==> flow/design.v <==
module cordic_stage 	(input [15:0] x,
			input [15:0] y,
			input [15:0]z,
			input mode,
			input reset,
			input clock,
			input [2:0] stage,
			output reg [15:0] x_out,
			output reg [15:0] y_out,
			output reg [15:0] z_out,
			output reg mode_out,
			output [2:0] stage_out);
		reg [15:0] atan;
		always @*
		begin
			case (stage) 
				3'b000 : atan = 16'b0_0000000_11001001;
				3'b001 : atan = 16'b0_0000000_01110110;
				3'b010 : atan = 16'b0_0000000_00111110;
				3'b011 : atan = 16'b0_0000000_00011111;
				3'b100 : atan = 16'b0_0000000_00001111;
				3'b101 : atan = 16'b0_0000000_00000111;
				3'b110 : atan = 16'b0_0000000_00000011;
				3'b111 : atan = 16'b0_0000000_00000001;
			endcase
		end
		assign stage_out = stage + 1;
		always @(posedge clock or negedge reset)
		begin
			if (~reset)
			begin
				x_out <= 0;
				y_out <= 0;
				z_out <= 0;
				mode_out <= 0;
			end
			else
			begin
				mode_out <= mode;
				if (mode == 0)
				begin
					if (z[15] == 0)
					begin
						case (x[15]^y[15])
							1'b0 : x_out <= (x[14:0] > (y[14:0] >> stage) ) ? 
									{x[15], x[14:0] - (y[14:0] >> stage)} :
									{~x[15],(y[14:0] >> stage) - x[14:0]}; 
							1'b1 : x_out <= {x[15], x[14:0] + (y[14:0] >> stage)};
						endcase
						case (x[15]^y[15])
							1'b1 : y_out <= (y[14:0] > (x[14:0] >> stage) ) ? 
									{y[15], y[14:0] - (x[14:0] >> stage)} :
									{~y[15],(x[14:0] >> stage) - y[14:0]}; 
							1'b0 : y_out <= {y[15], y[14:0] + (x[14:0] >> stage)};
						endcase
						z_out <= (z[14:0] > atan[14:0]) ? z - atan : {~z[15],atan[14:0] - z[14:0]};
					end
					else
					begin
						case (x[15]^y[15])
							1'b1 : x_out <= (x[14:0] > (y[14:0] >> stage) ) ? 
									{x[15], x[14:0] - (y[14:0] >> stage)} :
									{~x[15],(y[14:0] >> stage) - x[14:0]};
							1'b0 : x_out <= {x[15], x[14:0] + (y[14:0] >> stage)};
						endcase
						case (x[15]^y[15])
							1'b0 : y_out <= (y[14:0] > (x[14:0] >> stage) ) ? 
									{y[15], y[14:0] - (x[14:0] >> stage)} :
									{~y[15],(x[14:0] >> stage) - y[14:0]};
							1'b1 : y_out <= {y[15], y[14:0] + (x[14:0] >> stage)};
						endcase
						z_out <= (z[14:0] > atan[14:0]) ? z - atan : {~z[15],atan[14:0] - z[14:0]};
					end
				end
				else
				begin
					if (y[15] == 1)
					begin
						case (x[15]^y[15])
							1'b0 : x_out <= (x[14:0] > (y[14:0] >> stage) ) ? 
									{x[15], x[14:0] - (y[14:0] >> stage)} :
									{~x[15],(y[14:0] >> stage) - x[14:0]};
							1'b1 : x_out <= {x[15], x[14:0] + (y[14:0] >> stage)};
						endcase
						case (x[15]^y[15])
							1'b1 : y_out <= (y[14:0] > (x[14:0] >> stage) ) ? 
									{y[15], y[14:0] - (x[14:0] >> stage)} :
									{~y[15],(x[14:0] >> stage) - y[14:0]}; 
							1'b0 : y_out <= {y[15], y[14:0] + (x[14:0] >> stage)};
						endcase
						case (z[15])
							1'b0 : z_out <= (z[14:0] > atan[14:0]) ? 
									{z[15], z[14:0] - atan[14:0]} :
									{~z[15],atan[14:0] - z[14:0]};
							1'b1 : z_out <= {z[15], z[14:0] + atan[14:0]};
						endcase
					end
					else
					begin
						case (x[15]^y[15])
							1'b1 : x_out <= (x[14:0] > (y[14:0] >> stage) ) ? 
									{x[15], x[14:0] - (y[14:0] >> stage)} :
									{~x[15],(y[14:0] >> stage) - x[14:0]};
							1'b0 : x_out <= {x[15], x[14:0] + (y[14:0] >> stage)};
						endcase
						case (x[15]^y[15])
							1'b0 : y_out <= (y[14:0] > (x[14:0] >> stage) ) ? 
									{y[15], y[14:0] - (x[14:0] >> stage)} :
									{~y[15],(x[14:0] >> stage) - y[14:0]};
							1'b1 : y_out <= {y[15], y[14:0] + (x[14:0] >> stage)};
						endcase
						case (z[15])
							1'b1 : z_out <= (z[14:0] > atan[14:0]) ? 
									{z[15], z[14:0] - atan[14:0]} :
									{~z[15],atan[14:0] - z[14:0]}; 
							1'b0 : z_out <= {z[15], z[14:0] + atan[14:0]};
						endcase
					end
				end
			end
		end
endmodule
module cordic 	(input op_mode,
		input [15:0] x_coordinate,
		input [15:0] y_coordinate,
		input [15:0] rotate_amount,
		input clock,
		input reset,
		output reg [15:0] x_or_phase_out,
		output reg [15:0] y_or_size_out
		);
		reg [15:0] x_in;
		reg [15:0] y_in;
		reg [15:0] z_in;
		reg mode_in;
		wire [15:0] connections_x [7:0];
		wire [15:0] connections_y [7:0];
		wire [15:0] connections_z [7:0];
		wire connections_mode [7:0];
		wire [2:0] connections_stage [7:0];
		wire [15:0] outx;
		wire [15:0] outy;
		wire [15:0] outz;
		wire [32:0] holderx;
		wire [14:0] divx;
		wire [14:0] divy;
		wire [32:0] holdery;
		assign outx = connections_x[7];
		assign outy = connections_y[7];
		assign outz = connections_z[7];
		assign holderx = outx[14:0];
		assign divx = (holderx << 8) / 15'b00000001_10100101;
		assign holdery = outy[14:0];
		assign divy = (holdery << 8) / 15'b00000001_10100101;
		always @(posedge clock or negedge reset)
		begin
			if (~reset)
			begin
				x_in <= 0;
				y_in <= 0;
				z_in <= 0;
				x_or_phase_out <= 0;
				y_or_size_out <= 0;
			end
			else
			begin
				mode_in <= op_mode;
				if (connections_mode[7] == 0)
				begin
					x_or_phase_out <= {outx[15], divx};
					y_or_size_out <= {outy[15], divy};
				end
				else
				begin
					y_or_size_out <= {outx[15], divx};
					x_or_phase_out <= outz;
				end
				if(op_mode == 0)
				begin
					if (rotate_amount[14:0] <= (15'b0000011_00100100 >> 1))
					begin
						z_in <= rotate_amount;
						x_in <= x_coordinate;
						y_in <= y_coordinate;
					end
					else
					begin
						if (rotate_amount[15] == 1)
						begin
							x_in <= y_coordinate;
							y_in <= {~x_coordinate[15],x_coordinate[14:0]};
							z_in <= {rotate_amount[15],rotate_amount[14:0] - (15'b0000011_00100100 >> 1)};
						end
						else
						begin
							y_in <= x_coordinate;
							x_in <= {~y_coordinate[15],y_coordinate[14:0]};
							z_in <= rotate_amount - (16'b0_0000011_00100100>>1);
						end
					end
				end
				else
				begin
					if (x_coordinate[15] == 0)
					begin
						z_in <= 0;
						x_in <= x_coordinate;
						y_in <= y_coordinate;
					end
					else
					begin
						if (y_coordinate[15] == 0)
						begin
							x_in <= y_coordinate;
							y_in <= {~x_coordinate[15],x_coordinate[14:0]};
							z_in <= (16'b0_0000011_00100100 >> 1);
						end
						else
						begin
							y_in <= x_coordinate;
							x_in <= {~y_coordinate[15],y_coordinate[14:0]};
							z_in <= 16'b1_0000001_10010010;  
						end
					end
				end
			end
		end
		wire [2:0] gnd;
		assign gnd = 0;
		cordic_stage s0 (x_in, y_in, z_in, mode_in, reset, clock, gnd,
				 connections_x[0], connections_y[0], connections_z[0], connections_mode[0], connections_stage[0]);
		genvar i;
		generate
			for (i = 1; i < 8; i = i + 1) begin : stages
				cordic_stage  s0 (connections_x[i - 1],
							connections_y[i - 1],
							connections_z[i - 1],
							connections_mode[i - 1],
							reset,
							clock,
							connections_stage[i - 1],
							connections_x[i], 
							connections_y[i],
							connections_z[i],
							connections_mode[i],
							connections_stage[i]);
			end
		endgenerate
endmodule
== Reports on cordic ==
Tool output for the design above, in the order of the flow.
Lines are those of the file above, counted from 1.
Operators carry their Yosys type and port widths (W data, S select, Z words).
Cell names lack the library's common part.
Not given: --

* Top: cordic
* Clock: clock
* Cell library: sky130hd
* Library corner: tt_025C_1v80

== Word-level counts ==
Source: Yosys, flattened and elaborated. Widths are those after wreduce; folded enables and synchronous resets count as part of the registers. Registers that Yosys merges into a memory's read port (data or address) are not register bits. Print and check cells do not count. Equal cells are merged and count once.
Memory sizes are those after Yosys's memory passes, which may raise the word count (mostly to a power of two), join words into wider ones and drop unused or constant bits.

* Order comparisons: 25
* Multiplexer cells: 201
* Divide/modulo/power cells: 2
* Bitwise logic cells: 42
* $add $sub $neg: 79

{| class="wikitable"
|+ Operators with widths
! kind !! number
|-
| $mux W16 || 137
|-
| $pmux W16 S2 || 64
|-
| $div A23 B9 Y33 const B || 2
|-
| $sub A15 B15 Y15 || 18
|-
| $gt A15 B15 Y1 || 10
|-
| $add A15 B15 Y15 || 9
|-
| $sub A16 B16 Y16 || 8
|-
| $not A1 Y1 || 34
|-
| $sub A10 B15 Y15 || 2
|-
| $sub A11 B15 Y15 || 2
|-
| $sub A12 B15 Y15 || 2
|-
| $sub A13 B15 Y15 || 2
|-
| $sub A14 B15 Y15 || 2
|-
| $add A15 B10 Y15 || 2
|-
| $sub A15 B10 Y15 || 2
|-
| $gt A15 B10 Y1 || 2
|-
| $add A15 B11 Y15 || 2
|-
| $sub A15 B11 Y15 || 2
|-
| $gt A15 B11 Y1 || 2
|-
| $add A15 B12 Y15 || 2
|-
| $sub A15 B12 Y15 || 2
|-
| $gt A15 B12 Y1 || 2
|-
| $add A15 B13 Y15 || 2
|-
| $sub A15 B13 Y15 || 2
|-
| $gt A15 B13 Y1 || 2
|-
| $add A15 B14 Y15 || 2
|-
| $sub A15 B14 Y15 || 2
|-
| $gt A15 B14 Y1 || 2
|}

Not listed: further kinds 12, cells in them 27.

* Cells after elaboration: 395
* Memory bits (read-only): 512
* Input port bits: 51
* Register bits: 473
* Output and inout port bits: 32
* Memory cells: 8

{| class="wikitable"
|+ Memories
! name !! words !! bits a word !! rd ports !! wr ports !! line !! source
|-
| (name not given) || 8 || 8 || 1 || 0 || 16 || <nowiki>case (stage)</nowiki>
|-
| (name not given) || 8 || 8 || 1 || 0 || 16 ||
|-
| (name not given) || 8 || 8 || 1 || 0 || 16 ||
|-
| (name not given) || 8 || 8 || 1 || 0 || 16 ||
|-
| (name not given) || 8 || 8 || 1 || 0 || 16 ||
|-
| (name not given) || 8 || 8 || 1 || 0 || 16 ||
|}

Memories not listed: 2.

== Longest topological paths ==
Depth = most cells in a row (Yosys ltp): at word level without a register or memory, in the mapped netlist without a sequential cell, where the memories' decode and read muxes count.

* Word-level depth: 5
* ABC_AREA: 1
* Depth in mapped cells: 119
* Depth with buffers taken out: 114

== Synthesis result ==
Source: synth_stat.txt of the flow (Yosys; design flattened, memories mapped). It holds for the ABC_AREA given above (unset counts as 0); a run with the other value may have another netlist.
Totals and module areas in this step are rounded.

* Cell count: 8,698
* Synthesis area: 58,190 µm²
* Flip-flops: 472
* Buffers: 213
* Sequential area: 11,820 µm²

{| class="wikitable"
|+ Cells by type
! cell !! number !! area in all (µm²)
|-
| dfrtp_1 || 471 || 1.18E+04
|-
| ha_1 || 559 || 6.99E+03
|-
| nand2_1 || 1,827 || 6.86E+03
|-
| inv_1 || 1,223 || 4.59E+03
|-
| xor2_1 || 378 || 3.31E+03
|-
| o21ai_0 || 625 || 3,128
|-
| a21oi_1 || 581 || 2.91E+03
|-
| nor2_1 || 753 || 2.83E+03
|-
| nand3_1 || 544 || 2.72E+03
|-
| nand2_2 || 212 || 1.33E+03
|-
| nand2_4 || 83 || 934.646
|-
| fa_1 || 45 || 900.864
|-
| clkbuf_1 || 181 || 679.402
|-
| o31ai_1 || 84 || 630.605
|-
| nand4_1 || 100 || 625.6
|-
| nor3_1 || 117 || 585.562
|-
| o211ai_1 || 64 || 480.461
|-
| o21bai_1 || 57 || 427.91
|}

Not listed: further types 72, cells in them 794.

== Worst setup path after synthesis ==
Path of least setup slack by OpenSTA after synthesis, without wires, with an ideal clock, recovery checks aside; 20% of the period is set as input and as output delay. Where synthesis merged equal registers, the netlist keeps one of their names.

* Path kind: register to register
* Start point: reg stages[7].s0.x_out[7]
* End point: reg y_or_size_out[0]
* Stages: 107
* Path delay: 11.393 ns
* Period: 16.0 ns
* Arrival: 11.277 ns
* Required time: 15.884 ns
* Path slack: 4.607 ns
* Time at the first pin: 0.000 ns
* Path buffers: 8
* Library setup time: 0.116 ns
* Period reached after synthesis: 11.393 ns

"path delay" = arrival - input delay + setup time.
"stages": output pins that drive a net of the path, with the launching flip-flop's if there is one; two outputs of one cell count as two.
"period reached after synthesis" is the clock period less the worst setup slack; recovery checks do not enter. This is arithmetic on one report: input and output delays are still those of the set period (20% each).
Between the ends stands the longest chain of elaborated cells between them, by number of cells; it is not shown to be the way that was timed. Of several equally long chains one is given.
Each line given opens the expression or statement behind the cell; cells for indexed reads and writes are added by Yosys, which also makes memories of some case tables.
At most two assigning lines are given for a register; there are more.

* Cell sequence: dfrtp_1 o21ai_2 nand2_2 nand2_2 nand2_2 nand2_1 nand2_1 nor2_4 nand2_4 nand2_4 nand2_4 buf_12 nand2_1 nand3_2 nand2_2 nand2_2 nand3_4 nand2_4 (+71 left out) buf_6 ha_1 nand3_1 nand2_1 nor2_1 nand2_1 nand2_1 nand2_1 nand2_1 nand2_1 nand2_1 nand2_1 nor2_1 nand2_1 nor2_1 nand2_1 nand2_1 nand2_1
* Length of the longest elaborated chain: 2
* Elaborated cells between the ends (all ways): 2
* Source lines of those cells: 2
* Classes of those cells: div: 1; mux: 1

{| class="wikitable"
|+ Ends and longest elaborated chain, post-synthesis
! item !! line !! source
|-
| start: declaration || 8 || <nowiki>output reg [15:0] x_out,</nowiki>
|-
| start: assignment || 45 || <nowiki>1'b0 : x_out <= (x[14:0] > (y[14:0] >> stage) ) ?</nowiki>
|-
| start: assignment || 48 || <nowiki>1'b1 : x_out <= {x[15], x[14:0] + (y[14:0] >> stage)};</nowiki>
|-
| $div A23 B9 Y33 || 152 || <nowiki>assign divx = (holderx << 8) / 15'b00000001_10100101;</nowiki>
|-
| $mux W16 || 168 || <nowiki>if (connections_mode[7] == 0)</nowiki>
|-
| end: assignment || 171 || <nowiki>y_or_size_out <= {outy[15], divy};</nowiki>
|-
| end: assignment || 175 || <nowiki>y_or_size_out <= {outx[15], divx};</nowiki>
|-
| end: declaration || 130 || <nowiki>output reg [15:0] y_or_size_out</nowiki>
|}

== Path in the finished layout ==
Path of least setup slack in the final report of entry B (OpenROAD, finished layout, wires in). Where an end is a register, its clock arrival counts in the times.

* Path kind: register to register
* Start point: reg stages[7].s0.y_out[7]
* End point: reg y_or_size_out[0]
* Required time: 24.93 ns
* Library setup time: 0.13 ns
* Time at the first pin: 0.66 ns
* Path slack: 10.59 ns
* Arrival: 14.35 ns
* Stages: 104
* Period: 24.4 ns
* Path buffers: 8

Between the ends stands the longest chain of elaborated cells between them, by number of cells; it is not shown to be the way that was timed. Of several equally long chains one is given.
At most two assigning lines are given for a register; there are more.

* Cell sequence: dfrtp_1 o21ai_2 nand2_4 nand2_4 nand3_1 nand3_1 nand2_4 nand2_4 nand2_4 nand2_4 buf_8 nor2_2 a21oi_2 nand2_2 nor2_4 nand2_4 nand2_4 nand2_2 (+68 left out) nand2_4 buf_8 ha_1 nand3_1 nand2_1 nand2_1 nand2_1 nand2_1 nand2_2 nand2_1 nand2_1 nand2_1 o21ai_0 nand2_1 nor2_2 nand2_1 nand2_1 nand2_1
* Length of the longest elaborated chain: 2
* Elaborated cells between the ends (all ways): 2
* Source lines of those cells: 2
* Classes of those cells: div: 1; mux: 1

{| class="wikitable"
|+ Ends and longest elaborated chain, post-layout
! item !! line !! source
|-
| start: declaration || 9 || <nowiki>output reg [15:0] y_out,</nowiki>
|-
| start: assignment || 51 || <nowiki>1'b1 : y_out <= (y[14:0] > (x[14:0] >> stage) ) ?</nowiki>
|-
| start: assignment || 54 || <nowiki>1'b0 : y_out <= {y[15], y[14:0] + (x[14:0] >> stage)};</nowiki>
|-
| $div A23 B9 Y33 || 154 || <nowiki>assign divy = (holdery << 8) / 15'b00000001_10100101;</nowiki>
|-
| $mux W16 || 168 || <nowiki>if (connections_mode[7] == 0)</nowiki>
|-
| end: assignment || 171 || <nowiki>y_or_size_out <= {outy[15], divy};</nowiki>
|-
| end: assignment || 175 || <nowiki>y_or_size_out <= {outx[15], divx};</nowiki>
|-
| end: declaration || 130 || <nowiki>output reg [15:0] y_or_size_out</nowiki>
|}

Memo
Re: implementation data of cordic

Settings and measured results of 5 stored flow runs for module cordic (sky130hd), not sorted in any way. The constraints put input and output delay at 20% of the set period each and load the outputs with 0.01 pF.
By "critical setup path time" is meant the share of the clock period that the worst setup path is allowed (20% is reserved at inputs, 20% at outputs), minus its slack. Clock arrival times at its registers enter into it.
Results are given in rounded form.

=== Entry A ===
{| class="wikitable"
! Setting !! Value
|-
| ABC_AREA || 1
|-
| CAP_MARGIN || 25
|-
| CELL_PAD_IN_SITES_DETAIL_PLACEMENT || 1
|-
| CELL_PAD_IN_SITES_GLOBAL_PLACEMENT || 2
|-
| CORE_ASPECT_RATIO || 1.71
|-
| CORE_UTILIZATION || 68
|-
| CTS_CLUSTER_DIAMETER || 278
|-
| CTS_CLUSTER_SIZE || 62
|-
| GPL_TIMING_DRIVEN || 0
|-
| SLEW_MARGIN || 10
|-
| TNS_END_PERCENT || 45
|-
| period_ns || 9.3
|-
| CORE_MARGIN || 2
|}
Stopped before the end: placement reported GPL-0301.

=== Entry B ===
{| class="wikitable"
! Setting !! Value
|-
| ABC_AREA || 1
|-
| CORE_ASPECT_RATIO || 0.72
|-
| CORE_MARGIN || 6
|-
| CORE_UTILIZATION || 31
|-
| GPL_TIMING_DRIVEN || 0
|-
| MAX_ROUTING_LAYER || met5
|-
| MIN_ROUTING_LAYER || met1
|-
| PLACE_DENSITY_LB_ADDON || 0.18
|-
| period_ns || 24.4
|-
| CAP_MARGIN || 20
|-
| SLEW_MARGIN || 20
|-
! Result !! Value
|-
| Cell area after synthesis || 58,190 µm²
|-
| Die size || 198,400 µm²
|-
| Area of the standard cells in the finished layout || 64,220 µm²
|-
| Utilization after routing || 0.345
|-
| Worst setup slack after layout || 10.59 ns
|-
| Final setup TNS || 0.000 ns
|-
| Lowest hold slack || 0.417 ns
|-
| Critical setup path time || 13.81 ns
|-
| Class of the worst setup path || register to register
|}

=== Entry C ===
{| class="wikitable"
! Setting !! Value
|-
| ABC_AREA || 0
|-
| CELL_PAD_IN_SITES_DETAIL_PLACEMENT || 2
|-
| CELL_PAD_IN_SITES_GLOBAL_PLACEMENT || 2
|-
| CORE_ASPECT_RATIO || 1.71
|-
| CORE_UTILIZATION || 68
|-
| CTS_CLUSTER_SIZE || 62
|-
| GPL_TIMING_DRIVEN || 0
|-
| SLEW_MARGIN || 20
|-
| TNS_END_PERCENT || 45
|-
| period_ns || 16.0
|-
| CAP_MARGIN || 20
|-
| CORE_MARGIN || 2
|}
Stopped before the end: placement reported GPL-0301.

=== Entry D ===
{| class="wikitable"
! Setting !! Value
|-
| ABC_AREA || 1
|-
| CAP_MARGIN || 25
|-
| CORE_UTILIZATION || 57
|-
| CTS_CLUSTER_SIZE || 82
|-
| MAX_ROUTING_LAYER || met4
|-
| PLACE_DENSITY_LB_ADDON || 0.14
|-
| TNS_END_PERCENT || 75
|-
| period_ns || 24.1
|-
| CORE_MARGIN || 2
|-
| SLEW_MARGIN || 20
|-
! Result !! Value
|-
| Cell area after synthesis || 58,190 µm²
|-
| Die size || 104,700 µm²
|-
| Area of the standard cells in the finished layout || 61,870 µm²
|-
| Utilization after routing || 0.61
|-
| Worst setup slack after layout || 10.83 ns
|-
| Final setup TNS || 0.000 ns
|-
| Lowest hold slack || 0.426 ns
|-
| Critical setup path time || 13.27 ns
|-
| Class of the worst setup path || register to register
|}

=== Entry E ===
{| class="wikitable"
! Setting !! Value
|-
| ABC_AREA || 1
|-
| CAP_MARGIN || 15
|-
| CORE_ASPECT_RATIO || 1.81
|-
| CORE_MARGIN || 9
|-
| CORE_UTILIZATION || 16
|-
| CTS_CLUSTER_DIAMETER || 196
|-
| CTS_CLUSTER_SIZE || 73
|-
| GPL_ROUTABILITY_DRIVEN || 0
|-
| MIN_ROUTING_LAYER || met1
|-
| PLACE_DENSITY_LB_ADDON || 0.16
|-
| SETUP_SLACK_MARGIN || 2.08
|-
| SLEW_MARGIN || 15
|-
| TNS_END_PERCENT || 85
|-
| period_ns || 15.9
|-
! Result !! Value
|-
| Cell area after synthesis || 58,190 µm²
|-
| Die size || 386,700 µm²
|-
| Area of the standard cells in the finished layout || 66,000 µm²
|-
| Utilization after routing || 0.182
|-
| Worst setup slack after layout || 3.266 ns
|-
| Final setup TNS || 0.000 ns
|-
| Lowest hold slack || 0.445 ns
|-
| Critical setup path time || 12.63 ns
|-
| Class of the worst setup path || register to register
|}
